==> flow/design.v <==
`timescale 1ns / 100ps
module top(
     input wire clk, reset,
     input wire start, si,
     output wire [3:0] an,
     output wire [7:0] sseg
    );
wire [4:0] dig3_in, dig2_in, dig1_in, dig0_in;
wire [4:0] dig3_out, dig2_out, dig1_out, dig0_out;
LF_counter top_unit
(.clk(clk), .reset(reset), .start(start), .si(si),
.dig3(dig3_in), .dig2(dig2_in), .dig1(dig1_in), .dig0(dig0_in));
my_register register_unit
(.clk(clk), .reset(reset), .data3_in(dig3_in), .data2_in(dig2_in), .data1_in(dig1_in), .data0_in(dig0_in), 
.data3_out(dig3_out), .data2_out(dig2_out), .data1_out(dig1_out), .data0_out(dig0_out));
seg7 seg7_unit
(.clk(clk), .reset(reset), .sseg(sseg), .an(an),
.in3(dig3_out), .in2(dig2_out), .in1(dig1_out), .in0(dig0_out));  
endmodule
`timescale 1ns / 100ps
module LF_counter(
     input wire clk, reset,
     input wire start, si,
     output wire [4:0] dig3, dig2, dig1, dig0
    );
reg [2:0] state_reg, state_next;
wire [15:0] prd;
wire [19:0] dvnd, dvsr, quo;
reg prd_start, div_start, b2b_start, adj_start;
wire prd_done_tick, div_done_tick, b2b_done_tick, adj_done_tick;
wire [3:0]  bcd10, bcd9, bcd8, bcd7, bcd6, bcd5, bcd4, bcd3, bcd2, bcd1, bcd0;
localparam [2:0] idle = 3'b000,
                 count = 3'b001,
                 frq = 3'b010,
                 b2b = 3'b011,
                 adjust = 3'b100;
counter counter_unit
(.clk(clk), .reset(reset), .start(prd_start), .si(si), .ready(),
.done_tick(prd_done_tick), .prd(prd));
division #(.W(20), .CBIT(6)) div_unit
(.clk(clk), .reset(reset), .start(div_start), .dvnd(dvnd), .dvsr(dvsr),
.quo(quo), .rmd(), .ready(), .done_tick(div_done_tick));
BCD b2b_unit
(.clk(clk), .reset(reset), .start(b2b_start), .bin(quo[19:0]), .ready(),
.done_tick(b2b_done_tick), .bcd10(bcd10), .bcd9(bcd9), .bcd8(bcd8), .bcd7(bcd7), .bcd6(bcd6), 
.bcd5(bcd5), .bcd4(bcd4),  .bcd3(bcd3), .bcd2(bcd2), .bcd1(bcd1), .bcd0(bcd0));
adjust adjust_unit
(.clk(clk), .reset(reset), .bcd10(bcd10), .bcd9(bcd9), .bcd8(bcd8), .bcd7(bcd7), .bcd6(bcd6),
.bcd5(bcd5), .bcd4(bcd4),  .bcd3(bcd3), .bcd2(bcd2), .bcd1(bcd1), .bcd0(bcd0), .done_tick(adj_done_tick), .start(adj_start),
.dig3(dig3), .dig2(dig2), .dig1(dig1), .dig0(dig0));
assign dvnd = 20'd1000000;  
assign dvsr =  prd;
always @(posedge clk)
  if (reset)
    state_reg <= idle;
  else
    state_reg <= state_next;
always @*
  begin
    state_next = state_reg;
    prd_start = 1'b0;
    div_start = 1'b0;
    b2b_start = 1'b0;
    adj_start = 1'b0;
      case (state_reg)
        idle: if (start) begin
              prd_start = 1'b1;
              state_next = count; end
        count: if (prd_done_tick) begin
               div_start = 1'b1;
               state_next = frq; end
        frq: if (div_done_tick) begin
             b2b_start = 1'b1;
             state_next = b2b; end
        b2b: if (b2b_done_tick) begin
             adj_start = 1'b1;
             state_next = adjust; end
        adjust: if (adj_done_tick)
                state_next = idle;
        default: state_next = idle;
      endcase
  end 
endmodule
`timescale 1ns / 100ps
module counter(
    input wire clk, reset,
    input wire start, si,
    output reg ready, done_tick,
    output wire [19:0] prd
    );
localparam [15:0] MAX_COUNTER_NUMBER = 50;  
reg [1:0] state_reg, state_next;
reg [6:0] t_reg, t_next;  
reg [19:0] p_reg, p_next;  
reg delay_reg;
wire edg;   
localparam [1:0] idle = 2'b00,
                 waite = 2'b01, 
                 count = 2'b10,
                 done = 2'b11;
always @(posedge clk)
  if (reset)
    begin
      state_reg <= idle;
      t_reg <= 0;
      p_reg <= 0;
      delay_reg <= 0;
    end
  else
    begin
      state_reg <= state_next;
      t_reg <= t_next;
      p_reg <= p_next;
      delay_reg <= si; 
    end
 assign edg = ~delay_reg & si;
always @*
  begin
    state_next = state_reg;
    ready = 1'b0;
    done_tick = 1'b0;
    t_next = t_reg;
    p_next = p_reg;
    case (state_reg)
      idle: begin ready = 1'b1;
              if (start == 1)
                state_next = waite;
            end
      waite: if (edg == 1) begin  
             state_next = count;
             t_next = 0;
             p_next = 0; end
      count: if (edg == 1)  
               state_next = done;
             else begin  
               t_next = t_reg + 1;
                 if (t_reg == MAX_COUNTER_NUMBER - 1) begin
                   t_next = 0;
                   p_next = p_reg + 1; end
               end
       done: begin done_tick = 1'b1;
               state_next = idle; end
       default: state_next = idle;
     endcase
  end
assign prd = p_reg;
endmodule
`timescale 1ns / 100ps
module division
#(
parameter W = 8,
         CBIT = 4  
 )
(
    input wire clk, reset,
    input wire start,
    input wire [W-1:0] dvsr, dvnd,
    output reg ready, done_tick,
    output wire [W-1:0] quo, rmd
    );
reg [1:0] state_reg, state_next;
reg [W-1:0] rh_reg, rh_next, rl_reg, rl_next, rh_tmp;
reg [W-1:0] d_reg, d_next;
reg [CBIT-1:0] n_reg, n_next;
reg q_bit;
localparam [1:0] idle = 2'b00,
                 op = 2'b01,
                 last = 2'b10,
                 done = 2'b11;
always @(posedge clk)
  if (reset)
    begin
      state_reg <= idle;
      rh_reg <= 0;
      rl_reg <= 0;
      n_reg <= 0;
      d_reg <= 0;
    end
  else
    begin
      state_reg <= state_next;
      rh_reg <= rh_next;
      rl_reg <= rl_next;
      d_reg <= d_next;
      n_reg <= n_next;
    end
always @*
  begin
    ready = 1'b0;
    done_tick = 1'b0;
    state_next = state_reg;
    n_next = n_reg;
    d_next = d_reg;
    rh_next = rh_reg;
    rl_next = rl_reg;
    case (state_reg)
      idle: begin ready = 1'b1;
              if (start) begin
                rh_next = 0;
                rl_next = dvnd;  
                d_next = dvsr;  
                n_next = W;  
                state_next = op; end end
      op: begin  
          rl_next = {rl_reg [W-2:0], q_bit};
          rh_next = {rh_tmp [W-2:0], rl_reg[W-1]};
          n_next = n_reg - 1;
            if (n_reg == 1) state_next = last;
          end
      last: begin
              rl_next = {rl_reg[W-2:0], q_bit};
              rh_next = rh_tmp;
              state_next = done; end
      done: begin 
              done_tick = 1'b1;
              state_next = idle; end
      default: state_next = idle;
   endcase
  end
always @*
  if (rh_reg >= d_reg) begin
    rh_tmp = rh_reg - d_reg;
    q_bit = 1'b1; end
  else begin
    rh_tmp = rh_reg;
    q_bit = 1'b0; end
assign quo = rl_reg;
assign rmd = rh_reg;
endmodule
`timescale 1ns / 100ps
module BCD(
    input wire [19:0] bin,
    input wire clk, reset, start,
    output reg ready, done_tick,
    output wire [3:0] bcd10, bcd9, bcd8, bcd7, bcd6, bcd5, bcd4, bcd3, bcd2, bcd1, bcd0
    );
reg [19:0] p2s_reg, p2s_next;  
reg [1:0] state_reg, state_next;
reg [3:0] bcd10_reg, bcd9_reg, bcd8_reg, bcd7_reg, bcd6_reg, bcd5_reg, bcd4_reg, bcd3_reg, bcd2_reg, bcd1_reg, bcd0_reg;
wire [3:0] bcd10_tmp, bcd9_tmp, bcd8_tmp, bcd7_tmp, bcd6_tmp, bcd5_tmp, bcd4_tmp, bcd3_tmp, bcd2_tmp, bcd1_tmp, bcd0_tmp;
reg [3:0] bcd10_next, bcd9_next, bcd8_next, bcd7_next, bcd6_next, bcd5_next, bcd4_next, bcd3_next, bcd2_next, bcd1_next, bcd0_next;
reg [6:0] n_reg, n_next;  
 localparam [1:0] idle = 2'b00,
                  op = 2'b01,
                  done = 2'b10;
always @(posedge clk)
  begin
    if (reset)
      begin
        p2s_reg <= 0;
        state_reg <= idle;
        n_reg <= 0;
        bcd10_reg <= 0;
        bcd9_reg <= 0;
        bcd8_reg <= 0;
        bcd7_reg <= 0;
        bcd6_reg <= 0;
        bcd5_reg <= 0;
        bcd4_reg <= 0;
        bcd3_reg <= 0;
        bcd2_reg <= 0;
        bcd1_reg <= 0;
        bcd0_reg <= 0;
      end
    else
      begin
         p2s_reg <= p2s_next;
         state_reg <= state_next;
         n_reg <= n_next;
         bcd10_reg <= bcd10_next;
         bcd9_reg <= bcd9_next;
         bcd8_reg <= bcd8_next;
         bcd7_reg <= bcd7_next;
         bcd6_reg <= bcd6_next;
         bcd5_reg <= bcd5_next;
         bcd4_reg <= bcd4_next;
         bcd3_reg <= bcd3_next;
         bcd2_reg <= bcd2_next;
         bcd1_reg <= bcd1_next;
         bcd0_reg <= bcd0_next;
       end
   end
always @*
  begin
    state_next = state_reg;
    p2s_next = p2s_reg;
    n_next = n_reg;
    bcd10_next = bcd10_reg;
    bcd9_next = bcd9_reg;
    bcd8_next = bcd8_reg;
    bcd7_next = bcd7_reg;
    bcd6_next = bcd6_reg;
    bcd5_next = bcd5_reg;
    bcd4_next = bcd4_reg;
    bcd3_next = bcd3_reg;
    bcd2_next = bcd2_reg;
    bcd1_next = bcd1_reg;
    bcd0_next = bcd0_reg;
    ready = 1'b0;
    done_tick = 1'b0;
      case (state_reg)
        idle: begin ready = 1'b1;
               if (start == 1'b1) begin
               state_next = op;
               n_next = 6'b010100;  
               bcd10_next = 0;
               bcd9_next = 0;
               bcd8_next = 0;
               bcd7_next = 0;
               bcd6_next = 0;
               bcd5_next = 0;
               bcd4_next = 0;
               bcd3_next = 0;
               bcd2_next = 0;
               bcd1_next = 0;
               bcd0_next = 0;
               p2s_next = bin; end end
        op: begin p2s_next = p2s_reg << 1;
            bcd0_next = {bcd0_tmp [2:0], p2s_reg [19]};
            bcd1_next = {bcd1_tmp [2:0], bcd0_tmp [3]};
            bcd2_next = {bcd2_tmp [2:0], bcd1_tmp [3]};
            bcd3_next = {bcd3_tmp [2:0], bcd2_tmp [3]};
            bcd4_next = {bcd4_tmp [2:0], bcd3_tmp [3]};
            bcd5_next = {bcd5_tmp [2:0], bcd4_tmp [3]};
            bcd6_next = {bcd6_tmp [2:0], bcd5_tmp [3]};
            bcd7_next = {bcd7_tmp [2:0], bcd6_tmp [3]};
            bcd8_next = {bcd8_tmp [2:0], bcd7_tmp [3]};
            bcd9_next = {bcd9_tmp [2:0], bcd8_tmp [3]};
            bcd10_next = {bcd10_tmp [2:0], bcd9_tmp [3]};
            n_next = n_reg - 1;
              if (n_next == 0)
                state_next = done;
            end
        done: begin done_tick = 1'b1;
              state_next = idle; end
        default: state_next = idle;
      endcase
  end
assign bcd0_tmp = (bcd0_reg > 4) ? bcd0_reg + 3 : bcd0_reg;
assign bcd1_tmp = (bcd1_reg > 4) ? bcd1_reg + 3 : bcd1_reg;
assign bcd2_tmp = (bcd2_reg > 4) ? bcd2_reg + 3 : bcd2_reg;
assign bcd3_tmp = (bcd3_reg > 4) ? bcd3_reg + 3 : bcd3_reg;
assign bcd4_tmp = (bcd4_reg > 4) ? bcd4_reg + 3 : bcd4_reg;
assign bcd5_tmp = (bcd5_reg > 4) ? bcd5_reg + 3 : bcd5_reg;
assign bcd6_tmp = (bcd6_reg > 4) ? bcd6_reg + 3 : bcd6_reg;
assign bcd7_tmp = (bcd7_reg > 4) ? bcd7_reg + 3 : bcd7_reg;
assign bcd8_tmp = (bcd8_reg > 4) ? bcd8_reg + 3 : bcd8_reg;
assign bcd9_tmp = (bcd9_reg > 4) ? bcd9_reg + 3 : bcd9_reg;
assign bcd10_tmp = (bcd10_reg > 4) ? bcd10_reg + 3 : bcd10_reg;
assign bcd10 = bcd10_reg;
assign bcd9 = bcd9_reg;
assign bcd8 = bcd8_reg;
assign bcd7 = bcd7_reg;
assign bcd6 = bcd6_reg;
assign bcd5 = bcd5_reg;
assign bcd4 = bcd4_reg;
assign bcd3 = bcd3_reg;
assign bcd2 = bcd2_reg;
assign bcd1 = bcd1_reg;
assign bcd0 = bcd0_reg;
endmodule
`timescale 1ns / 100ps
module adjust(
    input wire clk, reset,
    input wire start,
    input wire [3:0] bcd10, bcd9, bcd8, bcd7, bcd6, bcd5, bcd4, bcd3, bcd2, bcd1, bcd0,
    output wire [4:0] dig3, dig2, dig1, dig0,
    output reg done_tick, ready
    );
reg [1:0] state_reg, state_next;
reg [4:0] bcd10_reg, bcd9_reg, bcd8_reg, bcd7_reg, bcd6_reg, bcd5_reg, bcd4_reg, bcd3_reg, bcd2_reg, bcd1_reg, bcd0_reg;
reg [4:0] bcd10_next, bcd9_next, bcd8_next, bcd7_next, bcd6_next, bcd5_next, bcd4_next, bcd3_next, bcd2_next, bcd1_next, bcd0_next;
localparam [1:0] idle = 2'b00,
                 op = 2'b01,
                 done = 2'b10;
always @(posedge clk)
  if (reset)
    begin
      state_reg <= 0;
      bcd0_reg <= 0;
      bcd1_reg <= 0;
      bcd2_reg <= 0;
      bcd3_reg <= 0;
      bcd4_reg <= 0;
      bcd5_reg <= 0;
      bcd6_reg <= 0;
      bcd7_reg <= 0;
      bcd8_reg <= 0;
      bcd9_reg <= 0;
      bcd10_reg <= 0;
    end
  else
    begin
      state_reg <= state_next;
      bcd0_reg <= bcd0_next;
      bcd1_reg <= bcd1_next;
      bcd2_reg <= bcd2_next;
      bcd3_reg <= bcd3_next;
      bcd4_reg <= bcd4_next;
      bcd5_reg <= bcd5_next;
      bcd6_reg <= bcd6_next;
      bcd7_reg <= bcd7_next;
      bcd8_reg <= bcd8_next;
      bcd9_reg <= bcd9_next;
      bcd10_reg <= bcd10_next;
    end
always @*
  begin
    state_next = state_reg;
    bcd0_next = bcd0_reg;
    bcd1_next = bcd1_reg;
    bcd2_next = bcd2_reg;
    bcd3_next = bcd3_reg;
    bcd4_next = bcd4_reg;
    bcd5_next = bcd5_reg;
    bcd6_next = bcd6_reg;
    bcd7_next = bcd7_reg;
    bcd8_next = bcd8_reg;
    bcd9_next = bcd9_reg;
    bcd10_next = bcd10_reg;
    done_tick = 1'b0;
    ready = 1'b0;
      case (state_reg) idle: begin ready = 1'b1;
                               if (start == 1'b1) begin
                               bcd0_next = {1'b1, bcd0};
                               bcd1_next = {1'b0, bcd1};
                               bcd2_next = {1'b0, bcd2};
                               bcd3_next = {1'b0, bcd3};
                               bcd4_next = {1'b0, bcd4};
                               bcd5_next = {1'b0, bcd5};
                               bcd6_next = {1'b0, bcd6};
                               bcd7_next = {1'b0, bcd7};
                               bcd8_next = {1'b0, bcd8};
                               bcd9_next = {1'b0, bcd9};
                               bcd10_next = {1'b0, bcd10};
                               state_next = op; end
                             else state_next = idle; end
                       op: if (bcd10_next == 0) begin
                             {bcd10_next, bcd9_next, bcd8_next, bcd7_next, bcd6_next, bcd5_next, bcd4_next, bcd3_next, bcd2_next, bcd1_next, bcd0_next} =
                             {bcd10_next, bcd9_next, bcd8_next, bcd7_next, bcd6_next, bcd5_next, bcd4_next, bcd3_next, bcd2_next, bcd1_next, bcd0_next} << 5;
                             end
                           else
                             state_next = done;
                      done: begin done_tick = 1'b1;
                            state_next = idle; end
                      default: state_next = idle;
        endcase
  end
assign dig3 = bcd10_reg;
assign dig2 = bcd9_reg;
assign dig1 = bcd8_reg;
assign dig0 = bcd7_reg; 
endmodule
`timescale 1ns / 100ps
module my_register(
    input wire clk, reset,
    input wire [4:0] data3_in, data2_in, data1_in, data0_in,
    output reg [4:0] data3_out, data2_out, data1_out, data0_out
    );
always @(posedge clk)
  if (reset)
    begin
      data3_out <= 0; 
      data2_out <= 0;  
      data1_out <= 0;  
      data0_out <= 0;
    end
  else
    begin
      data3_out <= data3_in;   
      data2_out <= data2_in; 
      data1_out <= data1_in; 
      data0_out <= data0_in;   
    end
endmodule
`timescale 1ns / 100ps
module seg7(
    input wire clk, reset,
    input wire [4:0] in3, in2, in1, in0,
    output reg [3:0] an,  
    output reg [7:0] sseg  
    );
localparam N = 18;
reg [N-1:0] q_reg;
wire [N-1:0] q_next;
reg [3:0] hex_in;
wire [3:0] digit3, digit2, digit1, digit0;
wire  dot3, dot2, dot1, dot0;
reg dot;
assign digit3 = in3 [3:0];
assign digit2 = in2 [3:0];
assign digit1 = in1 [3:0];
assign digit0 = in0 [3:0];
assign dot3 = in3 [4];
assign dot2 = in2 [4];
assign dot1 = in1 [4];
assign dot0 = in0 [4];
always @(posedge clk)
  if (reset)
    q_reg <= 0; 
  else
    q_reg <= q_next;
assign q_next = q_reg + 1;
always @*
begin
  case (q_reg[N-1:N-2])
    2'b00:
      begin
        an = 4'b1110;
        hex_in = digit0;
        dot = dot0;
      end
    2'b01:
      begin
        an = 4'b1101;
        hex_in = digit1;
        dot = dot1;
      end
    2'b10:
      begin
        an = 4'b1011;
        hex_in = digit2;
        dot = dot2;
      end
    default:
      begin
        an = 4'b0111;
        hex_in = digit3;
        dot = dot3;
      end
    endcase
end
always @*
  begin
    case (hex_in)
      4'h0: sseg [6:0] = 7'b1111110;
      4'h1: sseg [6:0] = 7'b0110000;
      4'h2: sseg [6:0] = 7'b1101101;
      4'h3: sseg [6:0] = 7'b1111001;
      4'h4: sseg [6:0] = 7'b0110011;
      4'h5: sseg [6:0] = 7'b1011011;
      4'h6: sseg [6:0] = 7'b1011111;
      4'h7: sseg [6:0] = 7'b1110000;
      4'h8: sseg [6:0] = 7'b1111111;
      4'h9: sseg [6:0] = 7'b1111011;
      4'ha: sseg [6:0] = 7'b1110111;
      4'hb: sseg [6:0] = 7'b0011111;
      4'hc: sseg [6:0] = 7'b1001110;
      4'hd: sseg [6:0] = 7'b0111101;
      4'he: sseg [6:0] = 7'b1001111;
      default: sseg [6:0] =  7'b1000111;  
    endcase
    sseg[7] = dot;
  end
endmodule
--- tool output ---
* Step by step through the tools: top *
Each step is given for the RTL above and for the edited RTL.
Lines under "unedited" count in the file above, lines under "edited" in the edited file.
"change": "edited" minus "unedited" as printed here. "rel. change": 100 x difference / "unedited".
Not given: n/a

set-up
  design top = top
  clock = clk
  cell library = sky130hd
  library corner = tt_025C_1v80

* Diff *
Unified diff, file above to edited file.
A script made this edit. It changes what the design does and was not meant as an optimisation.

begin of diff
@@ -11,7 +11,16 @@
 (.clk(clk), .reset(reset), .start(start), .si(si),
 .dig3(dig3_in), .dig2(dig2_in), .dig1(dig1_in), .dig0(dig0_in));
+wire [4:0] dig2_out_0, dig2_out_1;
+wire [4:0] dig1_out_0, dig1_out_1;
+wire [4:0] dig3_out_0, dig3_out_1;
 my_register register_unit
 (.clk(clk), .reset(reset), .data3_in(dig3_in), .data2_in(dig2_in), .data1_in(dig1_in), .data0_in(dig0_in), 
-.data3_out(dig3_out), .data2_out(dig2_out), .data1_out(dig1_out), .data0_out(dig0_out));
+.data3_out(dig3_out_0), .data2_out(dig2_out_0), .data1_out(dig1_out_0), .data0_out(dig0_out));
+my_register register_unit_b (.clk(clk), .reset(reset), .data3_in(dig3_in), .data2_in(dig2_in),
+    .data1_in(dig1_in), .data0_in(~dig0_in), .data3_out(dig3_out_1), .data2_out(dig2_out_1),
+    .data1_out(dig1_out_1));
+assign dig2_out = dig2_out_0 ^ dig2_out_1;
+assign dig1_out = dig1_out_0 ^ dig1_out_1;
+assign dig3_out = dig3_out_0 ^ dig3_out_1;
 seg7 seg7_unit
 (.clk(clk), .reset(reset), .sseg(sseg), .an(an),
end of diff

* Word level *
Source: Yosys, flattened and elaborated, memories not mapped. Widths are those after wreduce. Registers that Yosys merges into a memory's read port (data or address) are not register bits. Print and check cells do not count. Equal cells are merged and count once.
Yosys's memory passes give these memory sizes; they may raise the number of words (mostly to a power of two), join words into wider ones and drop unused or constant bits.

cells by class
  element                unedited  edited  change  rel. change (%)
  $add $sub $neg         17        17      0       0.00
  magnitude comparators  12        12      0       0.00
  equal/unequal tests    36        36      0       0.00
  multiplexer cells      112       112     0       0.00
  bitwise logic cells    6         9       +3      +50.00
  reduce/logical cells   28        28      0       0.00

operator list
  kind       unedited  edited  change
  XOR 5 bit  0         3       +3

Operator kinds equal on both sides are left out: 52.

word-level totals
  element                      unedited  edited  change  rel. change (%)
  flip-flop bits (word level)  269       269     0       0.00
  bits in read-only memories   112       112     0       0.00
  memory cells                 1         1       0       0.00
  input port bits              4         4       0       0.00
  output and inout bits        12        12      0       0.00
  word-level cells             254       257     +3      +1.18

memories
  element                                  unedited         edited
  words x width with read and write ports  16 x 7 bit 1R0W  16 x 7 bit 1R0W

* Depth *
Yosys ltp: most cells in a row. Word level: on the elaborated netlist, between registers, memories and ports. Mapped: between sequential cells and ports; inverters and the memories' decode and read muxes count.

depth
  element                        unedited  edited  change  rel. change (%)
  depth after elaboration        7         7       0       0.00
  ABC_AREA                       0         0       n/a     n/a
  gate-level depth with buffers  11        12      +1      +9.09
  depth with buffers taken out   10        11      +1      +10.00

* Netlist *
Yosys stat after the flow's synthesis: flattened, memories mapped to cells. It holds for the ABC_AREA given above (unset counts as 0); a run with the other value may have another netlist.

synthesis totals
  element                unedited  edited    change  rel. change (%)
  mapped cells           1,492     1,454     -38     -2.55
  mapped area (um2)      12,678.4  12,109.1  -569.3  -4.49
  sequential area (um2)  5,385.2   5,084.9   -300.3  -5.58
  mapped flip-flops      269       254       -15     -5.58
  buffer cells           86        83        -3      -3.49

cells by type
  cell                       unedited  edited  change  rel. change (%)
  sky130_fd_sc_hd__a21oi_1   106       123     +17     +16.04
  sky130_fd_sc_hd__dfxtp_1   269       254     -15     -5.58
  sky130_fd_sc_hd__nand2b_1  28        14      -14     -50.00
  sky130_fd_sc_hd__nor2b_1   24        10      -14     -58.33
  sky130_fd_sc_hd__nand2_1   116       129     +13     +11.21
  sky130_fd_sc_hd__a21o_1    3         16      +13     +433.33
  sky130_fd_sc_hd__nor2_1    202       213     +11     +5.45
  sky130_fd_sc_hd__inv_1     76        67      -9      -11.84
  sky130_fd_sc_hd__o211ai_1  13        5       -8      -61.54
  sky130_fd_sc_hd__buf_1     15        8       -7      -46.67
  sky130_fd_sc_hd__a32oi_1   9         2       -7      -77.78
  sky130_fd_sc_hd__mux4_2    6         0       -6      -100.00
  sky130_fd_sc_hd__xnor2_1   31        26      -5      -16.13
  sky130_fd_sc_hd__nor3b_1   7         2       -5      -71.43
  sky130_fd_sc_hd__mux2i_1   67        71      +4      +5.97
  sky130_fd_sc_hd__a211oi_1  61        65      +4      +6.56
  sky130_fd_sc_hd__nand3_1   46        42      -4      -8.70
  sky130_fd_sc_hd__nor3_1    32        36      +4      +12.50

Cell types equal on both sides are left out: 13.
Not every row of either side is listed.
By module: a second synthesis without flattening, with its own total; a netlist apart from the flattened one above.

unflattened totals
  element                                        unedited  edited    change  rel. change (%)
  cells (unflattened synthesis)                  1,630     1,692     +62     +3.80
  area total of the unflattened synthesis (um2)  13,879.6  14,647.8  +768.2  +5.53

Each row is one instance without its submodules.

modules, unedited
  module       times used  cells  area (um2)  sequential area (um2)
  division     1           537    4,184.0     1,401.3
  BCD          1           455    3,708.6     1,481.4
  adjust       1           259    2,483.6     1,161.1
  counter      1           174    1,503.9     640.6
  seg7         1           138    1,184.9     360.3
  my_register  1           42     618.1       400.4
  LF_counter   1           25     196.4       100.1
  top          1           0      0.0         0.0

modules, edited
  module       times used  cells  area (um2)  sequential area (um2)
  division     1           537    4,184.0     1,401.3
  BCD          1           455    3,708.6     1,481.4
  adjust       1           259    2,483.6     1,161.1
  counter      1           174    1,503.9     640.6
  my_register  2           42     618.1       400.4
  seg7         1           138    1,184.9     360.3
  LF_counter   1           25     196.4       100.1
  top          1           20     150.1       0.0

* Path before layout *
OpenSTA on the mapped netlist: ideal clock, no wires. The path of least setup slack (recovery checks aside). Input and output delay are each 20% of the period. Register names are those of the netlist, which keeps one name where synthesis merged equal registers.

timing path post-synthesis
  element                        unedited                      edited                        change  rel. change (%)
  path kind                      register to output            register to output            n/a     n/a
  start                          register seg7_unit.q_reg[16]  register seg7_unit.q_reg[16]  n/a     n/a
  end                            output port sseg[3]           output port sseg[6]           n/a     n/a
  period (ps)                    10,000                        10,000                        0       0.00
  output delay (ps)              2,000                         2,000                         0       0.00
  time at the first pin (ps)     0                             0                             0       n/a
  data arrival time (ps)         2,193                         1,833                         -360    -16.42
  required time (ps)             8,000                         8,000                         0       0.00
  path slack (ps)                5,807                         6,167                         +360    n/a
  path delay (ps)                2,193                         1,833                         -360    -16.42
  driving pins on the path       7                             9                             +2      +28.57
  buffers on the path            1                             1                             0       0.00
  synthesis period reached (ps)  4,193                         3,833                         -360    -8.59

"path delay" = arrival - input delay + setup time.
At an output port there is no setup time.
"driving pins on the path": output pins that drive a net of the path, with the launching flip-flop's if there is one; two outputs of one cell count as two.
"synthesis period reached" = period - worst setup slack (recovery checks aside). The figure is calculated, with input and output delays left at 20% of the set period.
The rows between start and end are the longest chain of elaborated cells between them; the timing report does not say that the signal goes this way. Where chains are equally long, one stands for them.
Each line given opens the expression or statement behind the cell; cells for indexed reads and writes are added by Yosys, which also makes memories of some case tables.
The chain passes a memory read, where the word-level depth is cut; so it can be longer than that depth.

between the ends, post-synthesis, unedited
  path through = sky130_fd_sc_hd__dfxtp_1 -> sky130_fd_sc_hd__buf_1 -> sky130_fd_sc_hd__mux4_2 -> sky130_fd_sc_hd__ha_1 -> sky130_fd_sc_hd__inv_1 -> sky130_fd_sc_hd__mux4_2 -> sky130_fd_sc_hd__inv_1
  cells in the longest elaborated chain = 3
  elaborated cells between the ends (all ways) = 5
  source lines of those cells = 2
  classes of those cells = 2 x eq/ne; 1 x mux; 1 x reduce/logical; 1 x memory

RTL lines, path post-synthesis, unedited
  element                            RTL line  RTL
  start: declaration                 484       reg [N-1:0] q_reg;
  start: assignment                  500       q_reg <= 0;
  start: assignment                  502       q_reg <= q_next;
  == test 2 bit                      506       case (q_reg[N-1:N-2])
  parallel mux 4 bit (select 3 bit)  506
  memory read (16 x 7 bit)           535       case (hex_in)
  end: declaration                   6         output wire [7:0] sseg

between the ends, post-synthesis, edited
  path through = sky130_fd_sc_hd__dfxtp_1 -> sky130_fd_sc_hd__nor2_1 -> sky130_fd_sc_hd__clkbuf_1 -> sky130_fd_sc_hd__and2_1 -> sky130_fd_sc_hd__inv_1 -> sky130_fd_sc_hd__ha_1 -> sky130_fd_sc_hd__o311ai_0 -> sky130_fd_sc_hd__o21ai_0 -> sky130_fd_sc_hd__o21ai_0
  cells in the longest elaborated chain = 3
  elaborated cells between the ends (all ways) = 5
  source lines of those cells = 2
  classes of those cells = 2 x eq/ne; 1 x mux; 1 x reduce/logical; 1 x memory

RTL lines, path post-synthesis, edited
  element                            RTL line  RTL
  start: declaration                 493       reg [N-1:0] q_reg;
  start: assignment                  509       q_reg <= 0;
  start: assignment                  511       q_reg <= q_next;
  == test 2 bit                      515       case (q_reg[N-1:N-2])
  parallel mux 4 bit (select 3 bit)  515
  memory read (16 x 7 bit)           544       case (hex_in)
  end: declaration                   6         output wire [7:0] sseg

* Timing after layout *
From the final timing report of the runs of pair 1: the path of least setup slack in the routed layout; clock arrival at registers is part of the times.
The path's times are printed in steps of 10 ps; the period is the one set.

timing path post-layout
  element                     unedited                      edited                        change  rel. change (%)
  path kind                   register to output            register to output            n/a     n/a
  start                       register seg7_unit.q_reg[16]  register seg7_unit.q_reg[16]  n/a     n/a
  end                         output port sseg[3]           output port sseg[6]           n/a     n/a
  period (ps)                 5,220                         5,220                         0       0.00
  output delay (ps)           1,040                         1,040                         0       0.00
  time at the first pin (ps)  550                           520                           -30     -5.45
  data arrival time (ps)      3,210                         3,160                         -50     -1.56
  required time (ps)          4,180                         4,180                         0       0.00
  path slack (ps)             960                           1,020                         +60     n/a
  driving pins on the path    7                             9                             +2      +28.57
  buffers on the path         1                             1                             0       0.00

The rows between start and end are the longest chain of elaborated cells between them; the timing report does not say that the signal goes this way. Where chains are equally long, one stands for them.
The chain passes a memory read, where the word-level depth is cut; so it can be longer than that depth.

between the ends, post-layout, unedited
  path through = sky130_fd_sc_hd__dfxtp_1 -> sky130_fd_sc_hd__mux4_2 -> sky130_fd_sc_hd__ha_1 -> sky130_fd_sc_hd__inv_1 -> sky130_fd_sc_hd__mux4_2 -> sky130_fd_sc_hd__inv_1 -> sky130_fd_sc_hd__clkdlybuf4s50_1
  cells in the longest elaborated chain = 3
  elaborated cells between the ends (all ways) = 5
  source lines of those cells = 2
  classes of those cells = 2 x eq/ne; 1 x mux; 1 x reduce/logical; 1 x memory

RTL lines, path post-layout, unedited
  element                            RTL line  RTL
  start: declaration                 484       reg [N-1:0] q_reg;
  start: assignment                  500       q_reg <= 0;
  start: assignment                  502       q_reg <= q_next;
  == test 2 bit                      506       case (q_reg[N-1:N-2])
  parallel mux 4 bit (select 3 bit)  506
  memory read (16 x 7 bit)           535       case (hex_in)
  end: declaration                   6         output wire [7:0] sseg

between the ends, post-layout, edited
  path through = sky130_fd_sc_hd__dfxtp_1 -> sky130_fd_sc_hd__nor2_1 -> sky130_fd_sc_hd__and2_1 -> sky130_fd_sc_hd__inv_1 -> sky130_fd_sc_hd__ha_1 -> sky130_fd_sc_hd__o311ai_0 -> sky130_fd_sc_hd__o21ai_0 -> sky130_fd_sc_hd__o21ai_0 -> sky130_fd_sc_hd__clkdlybuf4s50_1
  cells in the longest elaborated chain = 3
  elaborated cells between the ends (all ways) = 5
  source lines of those cells = 2
  classes of those cells = 2 x eq/ne; 1 x mux; 1 x reduce/logical; 1 x memory

RTL lines, path post-layout, edited
  element                            RTL line  RTL
  start: declaration                 493       reg [N-1:0] q_reg;
  start: assignment                  509       q_reg <= 0;
  start: assignment                  511       q_reg <= q_next;
  == test 2 bit                      515       case (q_reg[N-1:N-2])
  parallel mux 4 bit (select 3 bit)  515
  memory read (16 x 7 bit)           544       case (hex_in)
  end: declaration                   6         output wire [7:0] sseg

* Flow runs *
Runs of the flow (Yosys, OpenROAD) on both versions; the two runs of a pair have the same settings. The constraints put input and output delay at 20% of the set period each and load the outputs with 0.01 pF.

flow settings, pair 1
  CORE_UTILIZATION = 40
  period_ns = 5.22
  CAP_MARGIN = 20
  CORE_MARGIN = 2
  SLEW_MARGIN = 20

measured results, pair 1
  element                                    unedited  edited    change    rel. change (%)
  area of the synthesized netlist (um2)      12,678.4  12,109.1  -569.3    -4.49
  die size (um2)                             33,136.7  31,680.4  -1,456.3  -4.39
  standard-cell area after routing (um2)     14,153.6  13,426.6  -727.0    -5.14
  utilization in the final report (%)        45.1      45.2      +0.1      n/a
  smallest setup slack (ps)                  963       1,016     +53       n/a
  total negative slack on setup checks (ps)  0         0         0         n/a
  smallest hold slack (ps)                   454       443       -11       n/a
  total design power (uW)                    4,310     3,958     -352      -8.17
  achieved clock period (ps)                 4,257     4,204     -53       -1.25

flow settings, pair 2
  ABC_AREA = 0
  CAP_MARGIN = 15
  CORE_ASPECT_RATIO = 0.77
  CORE_MARGIN = 10
  CORE_UTILIZATION = 22
  CTS_CLUSTER_SIZE = 22
  GPL_TIMING_DRIVEN = 1
  PLACE_DENSITY_LB_ADDON = 0.1
  TNS_END_PERCENT = 65
  period_ns = 6.95
  SLEW_MARGIN = 20

measured results, pair 2
  element                                    unedited  edited    change    rel. change (%)
  area of the synthesized netlist (um2)      12,678.4  12,109.1  -569.3    -4.49
  die size (um2)                             67,713.1  64,906.0  -2,807.1  -4.15
  standard-cell area after routing (um2)     14,717.9  14,003.4  -714.5    -4.85
  utilization in the final report (%)        25.7      25.7      0.0       n/a
  smallest setup slack (ps)                  2,311     2,276     -35       n/a
  total negative slack on setup checks (ps)  0         0         0         n/a
  smallest hold slack (ps)                   452       440       -12       n/a
  total design power (uW)                    3,481     3,212     -269      -7.73
  achieved clock period (ps)                 4,639     4,674     +35       +0.75

"achieved clock period": clock period set for the run, less the worst setup slack. It is reckoned from that one timing run; input and output delays stay at 20% of the period that was set.
"total design power" rests on the timing tool's default activity at the inputs, not on a simulated workload.
--- end ---
